==> flow/design.v <==
module controller #(
    parameter [19:0] IDLE_CYCLES = 20'd351832    
)(
    input logic clk, 
    input logic rst, 
    output logic load_sreg, 
    output logic transmit_pixel, 
    output logic [5:0] pixel, 
    output logic [4:0] frame,
    output logic idle
);
    localparam TRANSMIT_FRAME       = 1'b0;
    localparam IDLE                 = 1'b1;
    localparam [2:0] READ_CH_VALS   = 3'b001;
    localparam [2:0] LOAD_SREG      = 3'b010;
    localparam [2:0] TRANSMIT_PIXEL = 3'b100;
    localparam [8:0] TRANSMIT_CYCLES    = 9'd360;        
    logic state;
    logic next_state;
    logic [2:0] transmit_phase;
    logic [2:0] next_transmit_phase;
    logic [5:0] pixel_counter;
    logic [4:0] frame_counter;
    logic [8:0] transmit_counter;
    logic [19:0] idle_counter;
    logic transmit_pixel_done;
    logic idle_done;
    assign transmit_pixel_done = (transmit_counter == TRANSMIT_CYCLES - 1);
    assign idle_done = (idle_counter == IDLE_CYCLES - 1);
    always_ff @(negedge clk) begin
        if (rst) begin
            state <= TRANSMIT_FRAME;
            transmit_phase <= READ_CH_VALS;
        end
        else begin
            state <= next_state;
            transmit_phase <= next_transmit_phase;
        end
    end
    always_comb begin
        next_state = 1'bx;
        unique case (state)
            TRANSMIT_FRAME:
                if ((pixel_counter == 6'd0) && (transmit_pixel_done))
                    next_state = IDLE;
                else
                    next_state = TRANSMIT_FRAME;
            IDLE:
                if (idle_done)
                    next_state = TRANSMIT_FRAME;
                else
                    next_state = IDLE;
        endcase
    end
    always_comb begin
        next_transmit_phase = READ_CH_VALS;
        if (state == TRANSMIT_FRAME) begin
            case (transmit_phase)
                READ_CH_VALS:
                    next_transmit_phase = LOAD_SREG;
                LOAD_SREG:
                    next_transmit_phase = TRANSMIT_PIXEL;
                TRANSMIT_PIXEL:
                    next_transmit_phase = transmit_pixel_done ? READ_CH_VALS : TRANSMIT_PIXEL;
            endcase
        end
    end
    always_ff @(negedge clk) begin
        if (rst) begin
            pixel_counter <= 6'd63;
        end
        else if ((state == TRANSMIT_FRAME) && transmit_pixel_done) begin
            pixel_counter <= pixel_counter - 1;
        end
    end
    always_ff @(negedge clk) begin
        if (rst) begin
            frame_counter <= 5'd0;
        end
        else if (idle_done) begin
            frame_counter <= frame_counter + 1;
        end
    end
    always_ff @(negedge clk) begin
        if (rst) begin
            transmit_counter <= 9'd0;
        end
        else if (transmit_phase == TRANSMIT_PIXEL) begin
            transmit_counter <= transmit_counter + 1;
        end
        else begin
            transmit_counter <= 9'd0;
        end
    end
    always_ff @(negedge clk) begin
        if (rst) begin
            idle_counter <= 20'd0;
        end
        else if (state == IDLE) begin
            idle_counter <= idle_counter + 1;
        end
        else begin
            idle_counter <= 20'd0;
        end
    end
    assign pixel = pixel_counter;
    assign frame = frame_counter;
    assign load_sreg = (transmit_phase == LOAD_SREG);
    assign transmit_pixel = (transmit_phase == TRANSMIT_PIXEL);
    assign idle = (state == IDLE);
endmodule
module ws2812b(
    input logic clk, 
    input logic rst, 
    input logic serial_in, 
    input logic transmit, 
    output logic ws2812b_out, 
    output logic shift
);
    localparam IDLE = 1'b0;
    localparam TRANSMITTING = 1'b1;
    localparam T0_CYCLE_COUNT = 4'd5;
    localparam T1_CYCLE_COUNT = 4'd10;
    localparam MAX_CYCLE_COUNT = 4'd15;
    logic state;
    logic [3:0] cycle_count;
    logic bit_being_sent;
    always_ff @(posedge clk) begin
        if (rst) begin
            state <= IDLE;
            cycle_count <= 4'd0;
            bit_being_sent <= 1'b0;
        end
        else unique case (state)
            IDLE:
                if (transmit == 1'b1) begin
                    state <= TRANSMITTING;
                    cycle_count <= 4'd0;
                    bit_being_sent <= serial_in;
                end
            TRANSMITTING:
                if (transmit == 1'b0) begin
                    state <= IDLE;
                end
                else if (cycle_count == MAX_CYCLE_COUNT - 1) begin
                    cycle_count <= 4'd0;
                    bit_being_sent <= serial_in;
                end
                else begin
                    cycle_count <= cycle_count + 1;
                end
        endcase
    end
    always_comb begin
        if (state == TRANSMITTING)
            if (bit_being_sent == 1'b0)
                ws2812b_out = (cycle_count < T0_CYCLE_COUNT);
            else
                ws2812b_out = (cycle_count < T1_CYCLE_COUNT);
        else
            ws2812b_out = 1'b0;
    end
    assign shift = (state == TRANSMITTING) && (cycle_count == 4'd0);
endmodule
module game_of_life (
    input logic clk,
    input logic update,
    input logic [63:0] current_bits,
    output logic [63:0] next_bits
);
    localparam num_rows = 8;
    localparam num_cols = 8;
    int idx;
    int neighbors;
    logic alive;
    int neighbor_row;
    int neighbor_col;
    int nidx;
    always_ff @(posedge clk) begin
        if (update) begin
            for (int row = 0; row < num_rows; row++) begin
                for (int col = 0; col < num_cols; col++) begin
                    idx = row * num_cols + col;
                    neighbors = 0;
                    for (int delta_row = -1; delta_row <= 1; delta_row++) begin
                        for (int delta_col = -1; delta_col <= 1; delta_col++) begin
                            if (!(delta_row == 0 && delta_col == 0)) begin
                                neighbor_row = (row + delta_row + num_rows) % num_rows;
                                neighbor_col = (col + delta_col + num_cols) % num_cols;
                                nidx = neighbor_row * num_cols + neighbor_col;
                                if (current_bits[nidx])
                                    neighbors = neighbors + 1;
                            end
                        end
                    end
                    alive = current_bits[idx];
                    if (alive) begin
                        if ((neighbors == 2) || (neighbors == 3))
                            next_bits[idx] <= 1'b1;
                        else
                            next_bits[idx] <= 1'b0;
                    end
                    else begin
                        if (neighbors == 3)
                            next_bits[idx] <= 1'b1;
                        else
                            next_bits[idx] <= 1'b0;
                    end
                end
            end
        end
    end
endmodule
module top(
    input logic clk,
    input logic rst,
    input logic [63:0] init_r,
    input logic [63:0] init_g,
    input logic [63:0] init_b,
    output logic _48b,
    output logic _45a
);
    logic [5:0] pixel;
    logic [4:0] frame;
    logic [10:0] address;
    logic [23:0] shift_reg;
    logic load_sreg;
    logic transmit_pixel;
    logic shift;
    logic ws2812b_out;
    logic ctrl_idle;
    localparam clock_rate = 12000000;
    assign address = { 5'd0, pixel };
    logic [7:0] frame_buffer_R [0:63];
    logic [7:0] frame_buffer_G [0:63];
    logic [7:0] frame_buffer_B [0:63];
    ws2812b u_ws (
        .clk                (clk),
        .rst                (rst),
        .serial_in          (shift_reg[23]),
        .transmit           (transmit_pixel),
        .ws2812b_out        (ws2812b_out),
        .shift              (shift)
    );
    controller #(
        .IDLE_CYCLES        (20'd1000)
    ) u_ctrl (
        .clk                (clk),
        .rst                (rst),
        .load_sreg          (load_sreg),
        .transmit_pixel     (transmit_pixel),
        .pixel              (pixel),
        .frame              (frame),
        .idle               (ctrl_idle)
    );
    localparam UPDATE_CYCLES = 30000;
    localparam logic [7:0] BRIGHTNESS = 8'h05;
    logic [63:0] frame_bits_R, frame_bits_G, frame_bits_B;
    logic [63:0] next_bits_R, next_bits_G, next_bits_B;
    logic auto_update_sig;
    always_comb begin
        for (int i = 0; i < 64; i++) begin
            frame_bits_R[i] = frame_buffer_R[i];
            frame_bits_G[i] = frame_buffer_G[i];
            frame_bits_B[i] = frame_buffer_B[i];
        end
    end
    game_of_life u_gol_R (
        .clk            (clk),
        .update         (auto_update_sig),
        .current_bits   (frame_bits_R),
        .next_bits      (next_bits_R)
    );
    game_of_life u_gol_G (
        .clk            (clk),
        .update         (auto_update_sig),
        .current_bits   (frame_bits_G),
        .next_bits      (next_bits_G)
    );
    game_of_life u_gol_B (
        .clk            (clk),
        .update         (auto_update_sig),
        .current_bits   (frame_bits_B),
        .next_bits      (next_bits_B)
    );
    logic [$clog2(clock_rate) - 1:0] copy_counter;
    logic update_pending;
    always_ff @(posedge clk) begin
        if (rst) begin
            copy_counter <= 0;
            auto_update_sig <= 1'b0;
            update_pending <= 1'b0;
            for (int i = 0; i < 64; i++) begin
                frame_buffer_R[i] <= init_r[i] ? BRIGHTNESS : 8'h00;
                frame_buffer_G[i] <= init_g[i] ? BRIGHTNESS : 8'h00;
                frame_buffer_B[i] <= init_b[i] ? BRIGHTNESS : 8'h00;
            end
        end
        else begin
            if (UPDATE_CYCLES != 0) begin
                if (copy_counter == UPDATE_CYCLES - 1) begin
                    copy_counter <= 0;
                    auto_update_sig <= 1'b1;
                    update_pending <= 1'b1;
                end else begin
                    copy_counter <= copy_counter + 1;
                    auto_update_sig <= 1'b0;
                end
            end else begin
                auto_update_sig <= 1'b0;
            end
            if (update_pending && ctrl_idle && !auto_update_sig) begin
                update_pending <= 1'b0;
                for (int i = 0; i < 64; i++) begin
                    frame_buffer_R[i] <= next_bits_R[i] ? BRIGHTNESS : 8'h00;
                    frame_buffer_G[i] <= next_bits_G[i] ? BRIGHTNESS : 8'h00;
                    frame_buffer_B[i] <= next_bits_B[i] ? BRIGHTNESS : 8'h00;
                end
            end
        end
    end
    always_ff @(posedge clk) begin
        if (rst) begin
            shift_reg <= 24'd0;
        end
        else if (load_sreg) begin
            shift_reg <= { frame_buffer_G[address], frame_buffer_R[address], frame_buffer_B[address] };
        end
        else if (shift) begin
            shift_reg <= { shift_reg[22:0], 1'b0 };
        end
    end
    assign _48b = ws2812b_out;
    assign _45a = ~ws2812b_out;
endmodule
* Step by step through the tools: top *
Tool output for the design above before and after an edit, in the order of the flow.
Lines under "original" count in the file above, lines under "edited" in the edited file.
"change": "edited" minus "original" as printed here. "relative change": 100 x difference / "original".
Library cell names are shortened.
Not given: --

design
  design top = top
  clock port = clk
  library = sky130hd
  library corner = tt_025C_1v80

* The edit *
The edit as a unified diff against the file above.
A script made this edit. It was not meant as an optimisation and need not keep what the design does.

begin of diff
@@ -170,5 +170,5 @@
 );
     localparam num_rows = 8;
-    localparam num_cols = 8;
+    localparam num_cols = 12;
     int idx;
     int neighbors;
end of diff

* After elaboration *
Counts by Yosys on the flattened word-level netlist (proc, flatten, opt, wreduce). Print and check cells are left out.

cells by class
  item                              original  edited  change  relative change (%)
  magnitude comparators             2         2       0       0.00
  div/mod/pow operators             0         0       0       --
  reductions and logical operators  209       209     0       0.00
  shift operators                   0         0       0       --
  muxes and demuxes                 4,526     4,067   -459    -10.14
  add/sub/neg operators             1,349     1,128   -221    -16.38
  equality and inequality tests     457       457     0       0.00
  bitwise operators                 4         4       0       0.00
  multipliers                       0         0       0       --

operators with widths
  operator                                                          original  edited  change  relative change (%)
  32-bit two-way mux                                                2,892     2,483   -409    -14.14
  32-bit by 2-bit adder with 32-bit output (second input constant)  1,344     1,123   -221    -16.44
  1-bit two-way mux                                                 211       175     -36     -17.06
  16-bit two-way mux                                                12        9       -3      -25.00
  18-bit two-way mux                                                12        9       -3      -25.00
  40-bit two-way mux                                                12        9       -3      -25.00
  44-bit two-way mux                                                12        9       -3      -25.00
  48-bit two-way mux                                                12        9       -3      -25.00
  50-bit two-way mux                                                9         12      +3      +33.33
  3-bit two-way mux                                                 397       395     -2      -0.50
  14-bit two-way mux                                                12        10      -2      -16.67
  15-bit two-way mux                                                12        10      -2      -16.67
  25-bit two-way mux                                                12        10      -2      -16.67
  5-bit two-way mux                                                 12        10      -2      -16.67
  9-bit two-way mux                                                 12        10      -2      -16.67
  10-bit two-way mux                                                11        9       -2      -18.18
  12-bit two-way mux                                                11        9       -2      -18.18
  20-bit two-way mux                                                9         11      +2      +22.22
  21-bit two-way mux                                                9         11      +2      +22.22
  22-bit two-way mux                                                9         11      +2      +22.22
  41-bit two-way mux                                                9         11      +2      +22.22
  43-bit two-way mux                                                9         11      +2      +22.22
  46-bit two-way mux                                                9         11      +2      +22.22
  49-bit two-way mux                                                9         11      +2      +22.22
  8-bit two-way mux                                                 396       395     -1      -0.25
  4-bit two-way mux                                                 15        14      -1      -6.67
  17-bit two-way mux                                                12        11      -1      -8.33
  36-bit two-way mux                                                12        11      -1      -8.33

The list need not be complete.

word-level totals
  item                             original  edited  change  relative change (%)
  memory bits (writable)           0         0       0       --
  output and inout port bits       2         2       0       0.00
  memories kept                    0         0       0       --
  clocked read ports x word width  0         0       0       --
  cells after elaboration          6,754     6,074   -680    -10.07
  input bits                       194       194     0       0.00
  ROM bits                         0         0       0       --
  latch bits                       0         0       0       --
  register bits after elaboration  1,823     1,823   0       0.00

* Depth *
Depth = most cells in a row (Yosys ltp): at word level without a register or memory, in the mapped netlist without a sequential cell, where the memories' decode and read muxes count.

logic depth
  item                          original  edited  change  relative change (%)
  depth in word-level cells     187       171     -16     -8.56
  ABC_AREA                      0         0       --      --
  mapped depth                  26        25      -1      -3.85
  depth with buffers taken out  24        24      0       0.00

* Synthesis result *
Source: synth_stat.txt of the flow (Yosys; design flattened, memories mapped). It holds for the ABC_AREA given above (unset counts as 0); a run with the other value may have another netlist.

cells by type
  type      original  edited  change  relative change (%)
  nand2_1   1,613     1,160   -453    -28.08
  xnor2_1   1,256     847     -409    -32.56
  ha_1      1,352     1,094   -258    -19.08
  nor2_1    788       557     -231    -29.31
  xor2_1    598       474     -124    -20.74
  and2_1    309       194     -115    -37.22
  nand3_1   461       359     -102    -22.13
  clkbuf_1  455       364     -91     -20.00
  o31ai_1   244       153     -91     -37.30
  nand4_1   220       137     -83     -37.73
  xnor3_1   162       86      -76     -46.91
  buf_1     183       116     -67     -36.61
  o21ai_0   284       346     +62     +21.83
  o311ai_0  114       60      -54     -47.37
  inv_1     497       445     -52     -10.46
  mux2i_1   213       163     -50     -23.47
  xor3_1    138       89      -49     -35.51
  nor4_1    97        54      -43     -44.33

The list need not be complete.

synthesis totals
  item                   original   edited    change     relative change (%)
  flip-flops             479        479       0          0.00
  sequential area (um2)  13,432.9   13,432.9  0.0        0.00
  buffer cells           708        528       -180       -25.42
  cells in the netlist   12,720     9,723     -2,997     -23.56
  synthesis area (um2)   103,927.2  81,480.6  -22,446.6  -21.60

By module: a second synthesis without flattening, with its own total; a netlist apart from the flattened one above.

second synthesis, totals
  item                                           original   edited    change     relative change (%)
  cells (unflattened synthesis)                  12,985     9,974     -3,011     -23.19
  area total of the unflattened synthesis (um2)  103,056.3  85,100.4  -17,955.9  -17.42

Rows give one instance, submodules left out.

by module, original
  module                          instances  seq. area (um2)  cells  area (um2)
  game_of_life                    3          1,921.8          3,922  29,458.3
  top                             1          6,766.5          958    12,354.3
  controller #(IDLE_CYCLES=1000)  1          880.8            219    1,985.7
  ws2812b                         1          120.1            42     341.6

by module, edited
  module                          instances  seq. area (um2)  cells  area (um2)
  game_of_life                    3          1,921.8          2,917  23,480.0
  top                             1          6,766.5          958    12,354.3
  controller #(IDLE_CYCLES=1000)  1          880.8            223    1,964.4
  ws2812b                         1          120.1            42     341.6

* Measured runs *
Runs of the flow (Yosys, OpenROAD) on both versions; the two runs of a pair have the same settings. The constraints put input and output delay at 20% of the set period each and load the outputs with 0.01 pF.

settings, set A
  CORE_UTILIZATION = 40
  period_ns = 8.63
  CAP_MARGIN = 20
  CORE_MARGIN = 2
  SLEW_MARGIN = 20

final reports, set A
  item                                       original   edited     change     relative change (%)
  post-synthesis cell area (um2)             103,927.2  81,480.6   -22,446.6  -21.60
  worst hold slack in the final report (ns)  0.426      0.432      +0.006     --
  utilization after routing                  0.432      0.438      +0.006     --
  worst setup slack after layout (ns)        1.149      0.861      -0.288     --
  die area (um2)                             263,913.0  207,330.0  -56,583.0  -21.44
  total power after layout (mW)              19.220     14.955     -4.265     -22.19
  total negative setup slack (ns)            0.000      0.000      0.000      --

settings, set B
  ABC_AREA = 1
  CAP_MARGIN = 5
  CELL_PAD_IN_SITES_DETAIL_PLACEMENT = 1
  CELL_PAD_IN_SITES_GLOBAL_PLACEMENT = 0
  CORE_ASPECT_RATIO = 0.74
  CORE_MARGIN = 7
  CORE_UTILIZATION = 29
  CTS_CLUSTER_SIZE = 56
  PLACE_DENSITY = 0.66
  period_ns = 4.97
  SLEW_MARGIN = 20

final reports, set B
  item                                       original   edited     change     relative change (%)
  post-synthesis cell area (um2)             111,548.2  84,393.4   -27,154.8  -24.34
  worst hold slack in the final report (ns)  0.405      0.428      +0.023     --
  utilization after routing                  0.32       0.327      +0.007     --
  reached clock period (ns)                  --         5.069      --         --
  worst setup slack after layout (ns)        0.024      -0.099     -0.123     --
  die area (um2)                             402,407.0  306,483.0  -95,924.0  -23.84
  total power after layout (mW)              29.185     23.053     -6.132     -21.01
  total negative setup slack (ns)            0.000      -0.099     -0.099     --

"reached clock period" = clock period - worst setup slack. The figure is calculated, with input and output delays left at 20% of the set period.
"total power after layout" rests on the timing tool's default activity at the inputs, not on a simulated workload.
